==> flow/design.v <==
module Decoder (
input  wire [1:0] IN ,
output reg  [3:0] OUT
);
always @(*)
  begin
  OUT = 4'b0000 ;
    case (IN)
     2'b00 : OUT = 4'b0001 ;
     2'b01 : OUT = 4'b0010 ;          
     2'b10 : OUT = 4'b0100 ;     
     2'b11 : OUT = 4'b1000 ;     
   endcase
 end 
 endmodule
module ARITHMETIC_UNIT 
#( parameter IN_DATA_WIDTH = 16,
             OUT_DATA_WIDTH = 16
)
(
input  wire [IN_DATA_WIDTH-1:0]   A   ,
input  wire [IN_DATA_WIDTH-1:0]   B   ,
input  wire [1:0]                 ALU_FUNC ,
input  wire                       CLK ,
input  wire                       Arith_enable ,
output reg                        Carry_OUT,
output reg [OUT_DATA_WIDTH-1:0]   Arith_OUT,
output reg                        Arith_Flag
);
reg [OUT_DATA_WIDTH-1:0]  Arith_OUT_comb  ;
reg                       Arith_Flag_comb ;
wire                      Carry_OUT_comb  ;
always @ (posedge CLK)
 begin 
   Arith_OUT <= Arith_OUT_comb ;
   Carry_OUT <= Carry_OUT_comb ;
   Arith_Flag <= Arith_Flag_comb ;
	end
always @ (*)
 begin 
    Arith_OUT_comb = 1'b0 ;
    Arith_Flag_comb = 1'b0 ;
	if(Arith_enable)
      case (ALU_FUNC)
      2'b00 : begin
              Arith_OUT_comb = A + B ;
              Arith_Flag_comb = 1'b1 ;              
		      end
      2'b01 : begin
              Arith_OUT_comb = A - B ;
              Arith_Flag_comb = 1'b1 ;           
		      end
      2'b10 : begin
              Arith_OUT_comb = A * B ;
              Arith_Flag_comb = 1'b1 ;           
		      end
      2'b11 : begin
              Arith_OUT_comb = (B == 0) ? {IN_DATA_WIDTH{1'b1}} : A / B ;   
              Arith_Flag_comb = 1'b1 ;           
		      end
      endcase
	else
	 begin
      Arith_OUT_comb = 'b0 ;
      Arith_Flag_comb = 1'b0 ;
     end
 end
assign Carry_OUT_comb = Arith_OUT_comb [IN_DATA_WIDTH] ;
 endmodule
module LOGIC_UNIT 
#( parameter IN_DATA_WIDTH = 16 ,
             OUT_DATA_WIDTH = 16
)
(
input  wire [IN_DATA_WIDTH-1:0]  A   ,
input  wire [IN_DATA_WIDTH-1:0]  B   ,
input  wire [1:0]                ALU_FUNC ,
input  wire                      CLK ,
input  wire                      Logic_enable ,
output reg [OUT_DATA_WIDTH-1:0]  Logic_OUT,
output reg                       Logic_Flag
);
reg [OUT_DATA_WIDTH-1:0]  Logic_OUT_comb  ;
reg                       Logic_Flag_comb ;
always @ (posedge CLK)
 begin 
   Logic_OUT  <= Logic_OUT_comb ;
   Logic_Flag <= Logic_Flag_comb ;
	end
always @ (*)
 begin 
    Logic_OUT_comb = 1'b0 ;
    Logic_Flag_comb = 1'b0 ;
	if(Logic_enable)
      case (ALU_FUNC)
      2'b00 : begin
              Logic_OUT_comb = A & B ;
              Logic_Flag_comb = 1'b1 ;              
		      end
      2'b01 : begin
              Logic_OUT_comb = A | B ;
              Logic_Flag_comb = 1'b1 ;           
		      end
      2'b10 : begin
              Logic_OUT_comb = ~(A & B) ;
              Logic_Flag_comb = 1'b1 ;           
		      end
      2'b11 : begin
              Logic_OUT_comb = ~(A | B) ;
              Logic_Flag_comb = 1'b1 ;           
		      end
      endcase
	else
	 begin
      Logic_OUT_comb = 1'b0 ;
      Logic_Flag_comb = 1'b0 ;
     end
 end
 endmodule
module SHIFT_UNIT 
#( parameter IN_DATA_WIDTH = 16 ,
             OUT_DATA_WIDTH = 16
)
(
input  wire [IN_DATA_WIDTH-1:0]  A   ,
input  wire [IN_DATA_WIDTH-1:0]  B   ,
input  wire [1:0]                ALU_FUNC ,
input  wire                      CLK ,
input  wire                      Shift_enable ,
output reg  [OUT_DATA_WIDTH-1:0] Shift_OUT,
output reg                       Shift_Flag
);
reg [OUT_DATA_WIDTH-1:0]  Shift_OUT_comb  ;
reg                       Shift_Flag_comb ;
always @ (posedge CLK)
 begin 
   Shift_OUT  <= Shift_OUT_comb ;
   Shift_Flag <= Shift_Flag_comb ;
	end
always @ (*)
 begin 
    Shift_OUT_comb = 1'b0 ;
    Shift_Flag_comb = 1'b0 ;
	if(Shift_enable)
      case (ALU_FUNC)
      2'b00 : begin
              Shift_OUT_comb = A >> 1  ;
              Shift_Flag_comb = 1'b1 ;              
		      end
      2'b01 : begin
              Shift_OUT_comb = A << 1 ;
              Shift_Flag_comb = 1'b1 ;           
		      end
      2'b10 : begin
              Shift_OUT_comb = B >> 1 ;
              Shift_Flag_comb = 1'b1 ;           
		      end
      2'b11 : begin
              Shift_OUT_comb = B << 1 ;
              Shift_Flag_comb = 1'b1 ;           
		      end
      endcase
	else
	 begin
      Shift_OUT_comb = 1'b0 ;
      Shift_Flag_comb = 1'b0 ;
     end
 end
 endmodule
module CMP_UNIT 
#( parameter IN_DATA_WIDTH  = 16,
             OUT_DATA_WIDTH = 16
)
(
input  wire [IN_DATA_WIDTH-1:0]   A   ,
input  wire [IN_DATA_WIDTH-1:0]   B   ,
input  wire [1:0]                 ALU_FUNC ,
input  wire                       CLK ,
input  wire                       CMP_enable ,
output reg  [OUT_DATA_WIDTH-1:0]  CMP_OUT ,
output reg                        CMP_Flag
);
reg [OUT_DATA_WIDTH-1:0]  CMP_OUT_comb  ;
reg                       CMP_Flag_comb ;
always @ (posedge CLK)
 begin 
   CMP_OUT  <= CMP_OUT_comb ;
   CMP_Flag <= CMP_Flag_comb ;
	end
always @ (*)
 begin 
    CMP_OUT_comb = 1'b0 ;
    CMP_Flag_comb = 1'b0 ;
	if(CMP_enable)
      case (ALU_FUNC)
      2'b00 : begin
              CMP_OUT_comb = 'b0  ;
              CMP_Flag_comb = 1'b1 ;              
		      end
      2'b01 : begin
              CMP_Flag_comb = 1'b1 ;  
              if (A==B)
                CMP_OUT_comb = 'b1;
              else
                CMP_OUT_comb = 'b0;			  
		      end
      2'b10 : begin
              CMP_Flag_comb = 1'b1 ;  
              if (A>B)
                CMP_OUT_comb = 'b10;
              else
                CMP_OUT_comb = 'b0;			  
		      end
      2'b11 : begin
              CMP_Flag_comb = 1'b1 ; 
              if (A<B)
                CMP_OUT_comb = 'b11;
              else
                CMP_OUT_comb = 'b0;			  
		      end
      endcase
	else
	 begin
      CMP_OUT_comb = 'b0 ;
      CMP_Flag_comb = 1'b0 ;
     end
 end
 endmodule
module ALU_TOP 
#( parameter OP_DATA_WIDTH = 16 ,
             Arith_OUT_WIDTH = OP_DATA_WIDTH + OP_DATA_WIDTH ,            
             Logic_OUT_WIDTH = OP_DATA_WIDTH ,
             Shift_OUT_WIDTH = OP_DATA_WIDTH ,
             CMP_OUT_WIDTH = 3 
)
(
input  wire [OP_DATA_WIDTH-1:0]    A   ,
input  wire [OP_DATA_WIDTH-1:0]    B   ,
input  wire [3:0]                  ALU_FUNC ,
input  wire                        CLK ,
output wire [Arith_OUT_WIDTH-1:0]  Arith_OUT,
output wire                        Carry_OUT,
output wire                        Arith_Flag,
output wire [Logic_OUT_WIDTH-1:0]  Logic_OUT,
output wire                        Logic_Flag,
output wire [Shift_OUT_WIDTH-1:0]  Shift_OUT,
output wire                        Shift_Flag,
output wire [CMP_OUT_WIDTH-1:0]    CMP_OUT,
output wire                        CMP_Flag
);
wire                  CMP_enable ;
wire                  Shift_enable ;
wire                  Logic_enable ;
wire                  Arith_enable ;
Decoder U0 (
.IN(ALU_FUNC[3:2]),
.OUT({Shift_enable,CMP_enable,Logic_enable,Arith_enable})
);
ARITHMETIC_UNIT # ( .IN_DATA_WIDTH(OP_DATA_WIDTH), .OUT_DATA_WIDTH(Arith_OUT_WIDTH)) U0_ARITHMETIC_UNIT (
.A(A),
.B(B),
.ALU_FUNC(ALU_FUNC[1:0]),
.CLK(CLK),
.Arith_enable(Arith_enable),
.Arith_OUT(Arith_OUT),
.Carry_OUT(Carry_OUT),
.Arith_Flag(Arith_Flag)
);
LOGIC_UNIT # ( .IN_DATA_WIDTH(OP_DATA_WIDTH), .OUT_DATA_WIDTH(Logic_OUT_WIDTH)) U0_LOGIC_UNIT (
.A(A),
.B(B),
.ALU_FUNC(ALU_FUNC[1:0]),
.CLK(CLK),
.Logic_enable(Logic_enable),
.Logic_OUT(Logic_OUT),
.Logic_Flag(Logic_Flag)
);
SHIFT_UNIT # ( .IN_DATA_WIDTH(OP_DATA_WIDTH), .OUT_DATA_WIDTH(Shift_OUT_WIDTH)) U0_SHIFT_UNIT (
.A(A),
.B(B),
.ALU_FUNC(ALU_FUNC[1:0]),
.CLK(CLK),
.Shift_enable(Shift_enable),
.Shift_OUT(Shift_OUT),
.Shift_Flag(Shift_Flag)
);
CMP_UNIT # ( .IN_DATA_WIDTH(OP_DATA_WIDTH), .OUT_DATA_WIDTH(CMP_OUT_WIDTH)) U0_CMP_UNIT (
.A(A),
.B(B),
.ALU_FUNC(ALU_FUNC[1:0]),
.CLK(CLK),
.CMP_enable(CMP_enable),
.CMP_OUT(CMP_OUT),
.CMP_Flag(CMP_Flag)
);
endmodule
======== From RTL to reports: ALU_TOP ========
Tool output for the design above, in the order of the flow.
Line numbers count from 1 in the design file above.
Cell names lack the library's common part.
Not given: n/a
inputs
  design top .............................. ALU_TOP
  clock ................................... CLK
  library ................................. sky130hd
  library corner .......................... tt_025C_1v80

======== Word level ========
Counts by Yosys on the flattened word-level netlist (proc, flatten, opt, wreduce; memories kept). Register bits leave out memories and registers merged into their read ports (data or address). Print and check cells are left out.
word-level totals
  register bits ........................... 72
  bits of input ports ..................... 37
  output and inout bits ................... 72
cells by class
  add/sub/neg operators ................... 2
  multipliers ............................. 1
  divide/modulo/power cells ............... 1
  $lt $le $gt $ge ......................... 2
  equality and inequality tests ........... 7
  muxes and demuxes ....................... 11
  bitwise gates (word level) .............. 4
  reductions and logical operators ........ 4
operator list
  cell                                                              number
  16-bit by 16-bit divider with 32-bit output                       1
  16-bit by 16-bit multiplier with 32-bit output                    1
  32-bit case mux with 4-bit select                                 1
  16-bit case mux with 4-bit select                                 2
  16-bit NOT                                                        2
  32-bit 2-to-1 mux                                                 1
  16-bit by 16-bit adder with 17-bit output                         1
  16-bit by 16-bit subtractor with 17-bit output                    1
  17-bit 2-to-1 mux                                                 1
  16-bit greater-than comparator                                    1
  16-bit less-than comparator                                       1
  16-bit == test                                                    1
  16-bit bitwise AND                                                1
  16-bit OR                                                         1
  16-bit logical NOT                                                1
  4-bit case mux with 4-bit select                                  1
  3-bit case mux with 4-bit select                                  1
  2-bit == test (second input constant)                             4
  2-bit by 1-bit == test with 1-bit output (second input constant)  2
  2-bit logical NOT                                                 2
  4-bit OR reduction                                                1
  2-bit 2-to-1 mux                                                  2
  1-bit 2-to-1 mux                                                  2

======== Depth ========
Longest topological path by Yosys (ltp), each cell counted once; first at word level (registers and memories cut), then after technology mapping (sequential cells cut; the memories' decode and read muxes count).
depth
  depth in word-level cells ............... 4
  ABC_AREA ................................ 1
  mapped depth ............................ 688

======== After synthesis ========
Yosys stat after the flow's synthesis: flattened, memories mapped to cells. It holds for the ABC_AREA given above (unset counts as 0); a run with the other value may have another netlist.
Totals and module areas in this step are rounded.
cells by type
  type      number
  ha_1      546
  nand2_1   1351
  fa_1      196
  inv_1     1008
  a21oi_1   379
  xor2_1    215
  o21ai_0   373
  dfxtp_1   70
  nand3_1   235
  nor2_1    277
  xnor2_1   95
  nand4_1   71
  nand2_2   67
  nand3_2   40
  clkbuf_1  105
  o21ai_1   62
  o21bai_1  37
  nor2_4    24
Other cell types: 51; their cells: 526.
synthesis totals
  cell count .............................. 5677
  mapped area ............................. 36000 µm²
  sequential part of the area ............. 1400 µm²
  flip-flop cells ......................... 70
  buffer cells ............................ 177

======== Path before layout ========
OpenSTA on the mapped netlist: ideal clock, no wires. The path of least setup slack (recovery checks aside). Input and output delay are each 20% of the period. Register names are those of the netlist, which keeps one name where synthesis merged equal registers.
path after synthesis
  kind .................................... input to register
  from .................................... input port B[0]
  to ...................................... register U0_ARITHMETIC_UNIT.Arith_OUT[0]
  period .................................. 105.0 ns
  external input delay .................... 21.000 ns
  setup time .............................. 0.123 ns
  arrival ................................. 104.759 ns
  required time ........................... 104.877 ns
  setup slack ............................. 0.118 ns
  path delay .............................. 83.882 ns
  stages on the path ...................... 670
  path buffers ............................ 49
  synthesis period reached ................ 104.882 ns
"path delay" = arrival - input delay + setup time.
"stages on the path" counts driving pins, that of a launching flip-flop among them; a cell with two outputs on the path counts twice.
"synthesis period reached" = period - worst setup slack (recovery checks aside). The figure is calculated, with input and output delays left at 20% of the set period.
The rows between start and end are the longest chain of elaborated cells between them; the timing report does not say that the signal goes this way. Where chains are equally long, one stands for them.
Each line given opens the expression or statement behind the cell; cells for indexed reads and writes are added by Yosys, which also makes memories of some case tables.
between the ends, after synthesis
  cell sequence ........................... buf_2 > inv_1 > nand3_1 > nor2_1 > nand2_1 > inv_2 > nand2_1 > nand2_2 > nand2_1 > inv_1 > ha_1 > nand2_1 > inv_1 > nand2_1 > nor3_1 > nand3_1 > nand2_1 > inv_1 > [... 634 more ...] > nand2_1 > o21ai_1 > ha_1 > a21boi_0 > o21a_1 > o21ai_0 > nand2_1 > a21oi_1 > o21bai_1 > a21o_1 > a21oi_1 > o221ai_1 > a211oi_1 > nand3_1 > nor3_1 > nand2_1 > nand2_1 > a21oi_1
  length of the longest elaborated chain .. 3
  elaborated cells between the ends (all ways) .. 7
  those cells by class .................... add/sub: 2; mul: 1; div: 1; mux: 2; reduce/logical: 1
ends and longest elaborated chain, after synthesis
  item                                         RTL line  source
  start: declaration                           238       input  wire [OP_DATA_WIDTH-1:0]    B   ,
  16-bit by 16-bit divider with 32-bit output  58        Arith_OUT_comb = (B == 0) ? {IN_DATA_WIDTH{1'b1}} : A / B ;
  32-bit 2-to-1 mux                            58
  32-bit case mux with 4-bit select            44        case (ALU_FUNC)
  end: assignment                              35        Arith_OUT <= Arith_OUT_comb ;
  end: declaration                             27        output reg [OUT_DATA_WIDTH-1:0]   Arith_OUT,

======== Timing after layout ========
Path of least setup slack in the final report of flow run 1 (OpenROAD, finished layout, wires in). Where an end is a register, its clock arrival counts in the times.
path after layout
  kind .................................... input to register
  from .................................... input port B[10]
  to ...................................... register U0_ARITHMETIC_UNIT.Arith_OUT[0]
  period .................................. 105.0 ns
  external input delay .................... 21.00 ns
  setup time .............................. 0.12 ns
  arrival ................................. 97.22 ns
  required time ........................... 105.24 ns
  setup slack ............................. 8.02 ns
  stages on the path ...................... 673
  path buffers ............................ 95
The rows between start and end are the longest chain of elaborated cells between them; the timing report does not say that the signal goes this way. Where chains are equally long, one stands for them.
between the ends, after layout
  cell sequence ........................... clkdlybuf4s15_2 > buf_6 > nor2_4 > nand2_2 > nor2_4 > nand2_4 > inv_4 > nand2_2 > nand2_2 > buf_4 > inv_2 > nand2_1 > o21ai_4 > inv_2 > nand2_2 > inv_2 > nand3_1 > nand2_2 > [... 637 more ...] > nand2_2 > o21ai_2 > ha_1 > a21boi_2 > o21a_1 > o21ai_1 > nand2_1 > a21oi_2 > o21bai_1 > a21o_1 > a21oi_2 > o221ai_2 > a211oi_2 > nand3_1 > nor3_2 > nand2_2 > nand2_1 > a21oi_1
  length of the longest elaborated chain .. 3
  elaborated cells between the ends (all ways) .. 4
  those cells by class .................... div: 1; mux: 2; reduce/logical: 1
ends and longest elaborated chain, after layout
  item                                         RTL line  source
  start: declaration                           238       input  wire [OP_DATA_WIDTH-1:0]    B   ,
  16-bit by 16-bit divider with 32-bit output  58        Arith_OUT_comb = (B == 0) ? {IN_DATA_WIDTH{1'b1}} : A / B ;
  32-bit 2-to-1 mux                            58
  32-bit case mux with 4-bit select            44        case (ALU_FUNC)
  end: assignment                              35        Arith_OUT <= Arith_OUT_comb ;
  end: declaration                             27        output reg [OUT_DATA_WIDTH-1:0]   Arith_OUT,

Data sheet: physical implementation of ALU_TOP

Record of 6 stored runs of the RTL-to-layout flow on ALU_TOP, platform sky130hd. The runs are unordered. Constraints: input delay and output delay 20% of the set period each, output load 0.01 pF.
"clock period achieved" means the clock period less the worst setup slack. The figure is calculated, with input and output delays left at 20% of the set period.
"time used up by the worst setup path" means the part of the period allowed to the worst setup path (the constraints hold back 20% at inputs and 20% at outputs) less its slack; where the path has registers, the arrival times of their clocks count too.
Results are given in rounded form.

---- flow run 1 ----
settings
  ABC_AREA = 1
  CELL_PAD_IN_SITES_DETAIL_PLACEMENT = 0
  CORE_ASPECT_RATIO = 1.53
  CORE_MARGIN = 3
  CORE_UTILIZATION = 46
  CTS_CLUSTER_DIAMETER = 129
  CTS_CLUSTER_SIZE = 86
  GPL_TIMING_DRIVEN = 0
  MAX_ROUTING_LAYER = met4
  MIN_ROUTING_LAYER = met1
  PLACE_DENSITY = 0.55
  SETUP_SLACK_MARGIN = 5.0
  SLEW_MARGIN = 35
  TNS_END_PERCENT = 90
  period_ns = 105.0
  CAP_MARGIN = 20
results
  synthesis area .......................... 36000 µm²
  full die area ........................... 81000 µm²
  std-cell area (final layout) ............ 47000 µm²
  final design utilization ................ 61%
  setup slack of the critical path ........ 8.0 ns
  worst hold slack after layout ........... 21 ns
  clock period achieved ................... 96.979 ns
  time used up by the worst setup path .... 75.98 ns
  worst path kind ......................... input to register

---- flow run 2 ----
settings
  CELL_PAD_IN_SITES_DETAIL_PLACEMENT = 2
  CORE_ASPECT_RATIO = 1.53
  CORE_MARGIN = 6
  CORE_UTILIZATION = 52
  CTS_CLUSTER_DIAMETER = 129
  GPL_TIMING_DRIVEN = 0
  PLACE_DENSITY = 0.55
  TNS_END_PERCENT = 90
  period_ns = 105.0
  CAP_MARGIN = 20
  SLEW_MARGIN = 20
results
  stopped before the end: placement reported DPL-0033

---- flow run 3 ----
settings
  CAP_MARGIN = 35
  CORE_UTILIZATION = 56
  CTS_CLUSTER_DIAMETER = 360
  CTS_CLUSTER_SIZE = 73
  GPL_ROUTABILITY_DRIVEN = 0
  HOLD_SLACK_MARGIN = 0.14
  MIN_ROUTING_LAYER = met1
  PLACE_DENSITY_LB_ADDON = 0.17
  SETUP_SLACK_MARGIN = 0.1
  TNS_END_PERCENT = 80
  period_ns = 100.0
  CORE_MARGIN = 2
  SLEW_MARGIN = 20
results
  synthesis area .......................... 34000 µm²
  full die area ........................... 63000 µm²
  std-cell area (final layout) ............ 41000 µm²
  final design utilization ................ 67%
  setup slack of the critical path ........ 1.00 ns
  worst hold slack after layout ........... 20 ns
  clock period achieved ................... 99.002 ns
  time used up by the worst setup path .... 79.00 ns
  worst path kind ......................... input to register

---- flow run 4 ----
settings
  ABC_AREA = 0
  CAP_MARGIN = 5
  CELL_PAD_IN_SITES_DETAIL_PLACEMENT = 1
  CELL_PAD_IN_SITES_GLOBAL_PLACEMENT = 1
  CORE_ASPECT_RATIO = 0.6
  CORE_MARGIN = 7
  CORE_UTILIZATION = 56
  CTS_CLUSTER_DIAMETER = 66
  CTS_CLUSTER_SIZE = 54
  GPL_ROUTABILITY_DRIVEN = 1
  MAX_ROUTING_LAYER = met5
  MIN_ROUTING_LAYER = met1
  PLACE_DENSITY_LB_ADDON = 0.2
  SETUP_SLACK_MARGIN = 0.1
  TNS_END_PERCENT = 80
  period_ns = 100.0
  SLEW_MARGIN = 20
results
  stopped before the end: clock tree synthesis reported DPL-0033

---- flow run 5 ----
settings
  CORE_UTILIZATION = 40
  period_ns = 105.0
  CAP_MARGIN = 20
  CORE_MARGIN = 2
  SLEW_MARGIN = 20
results
  synthesis area .......................... 34000 µm²
  full die area ........................... 87000 µm²
  std-cell area (final layout) ............ 40000 µm²
  final design utilization ................ 48%
  setup slack of the critical path ........ 4.2 ns
  worst hold slack after layout ........... 21 ns
  clock period achieved ................... 100.839 ns
  time used up by the worst setup path .... 79.84 ns
  worst path kind ......................... input to register

---- flow run 6 ----
settings
  CAP_MARGIN = 5
  CELL_PAD_IN_SITES_DETAIL_PLACEMENT = 1
  CELL_PAD_IN_SITES_GLOBAL_PLACEMENT = 3
  CORE_MARGIN = 7
  CORE_UTILIZATION = 56
  CTS_CLUSTER_DIAMETER = 66
  CTS_CLUSTER_SIZE = 54
  GPL_ROUTABILITY_DRIVEN = 1
  MAX_ROUTING_LAYER = met5
  MIN_ROUTING_LAYER = met1
  PLACE_DENSITY = 0.93
  SETUP_SLACK_MARGIN = 0.1
  TNS_END_PERCENT = 80
  period_ns = 100.0
  SLEW_MARGIN = 20
results
  stopped before the end: placement reported GPL-0301
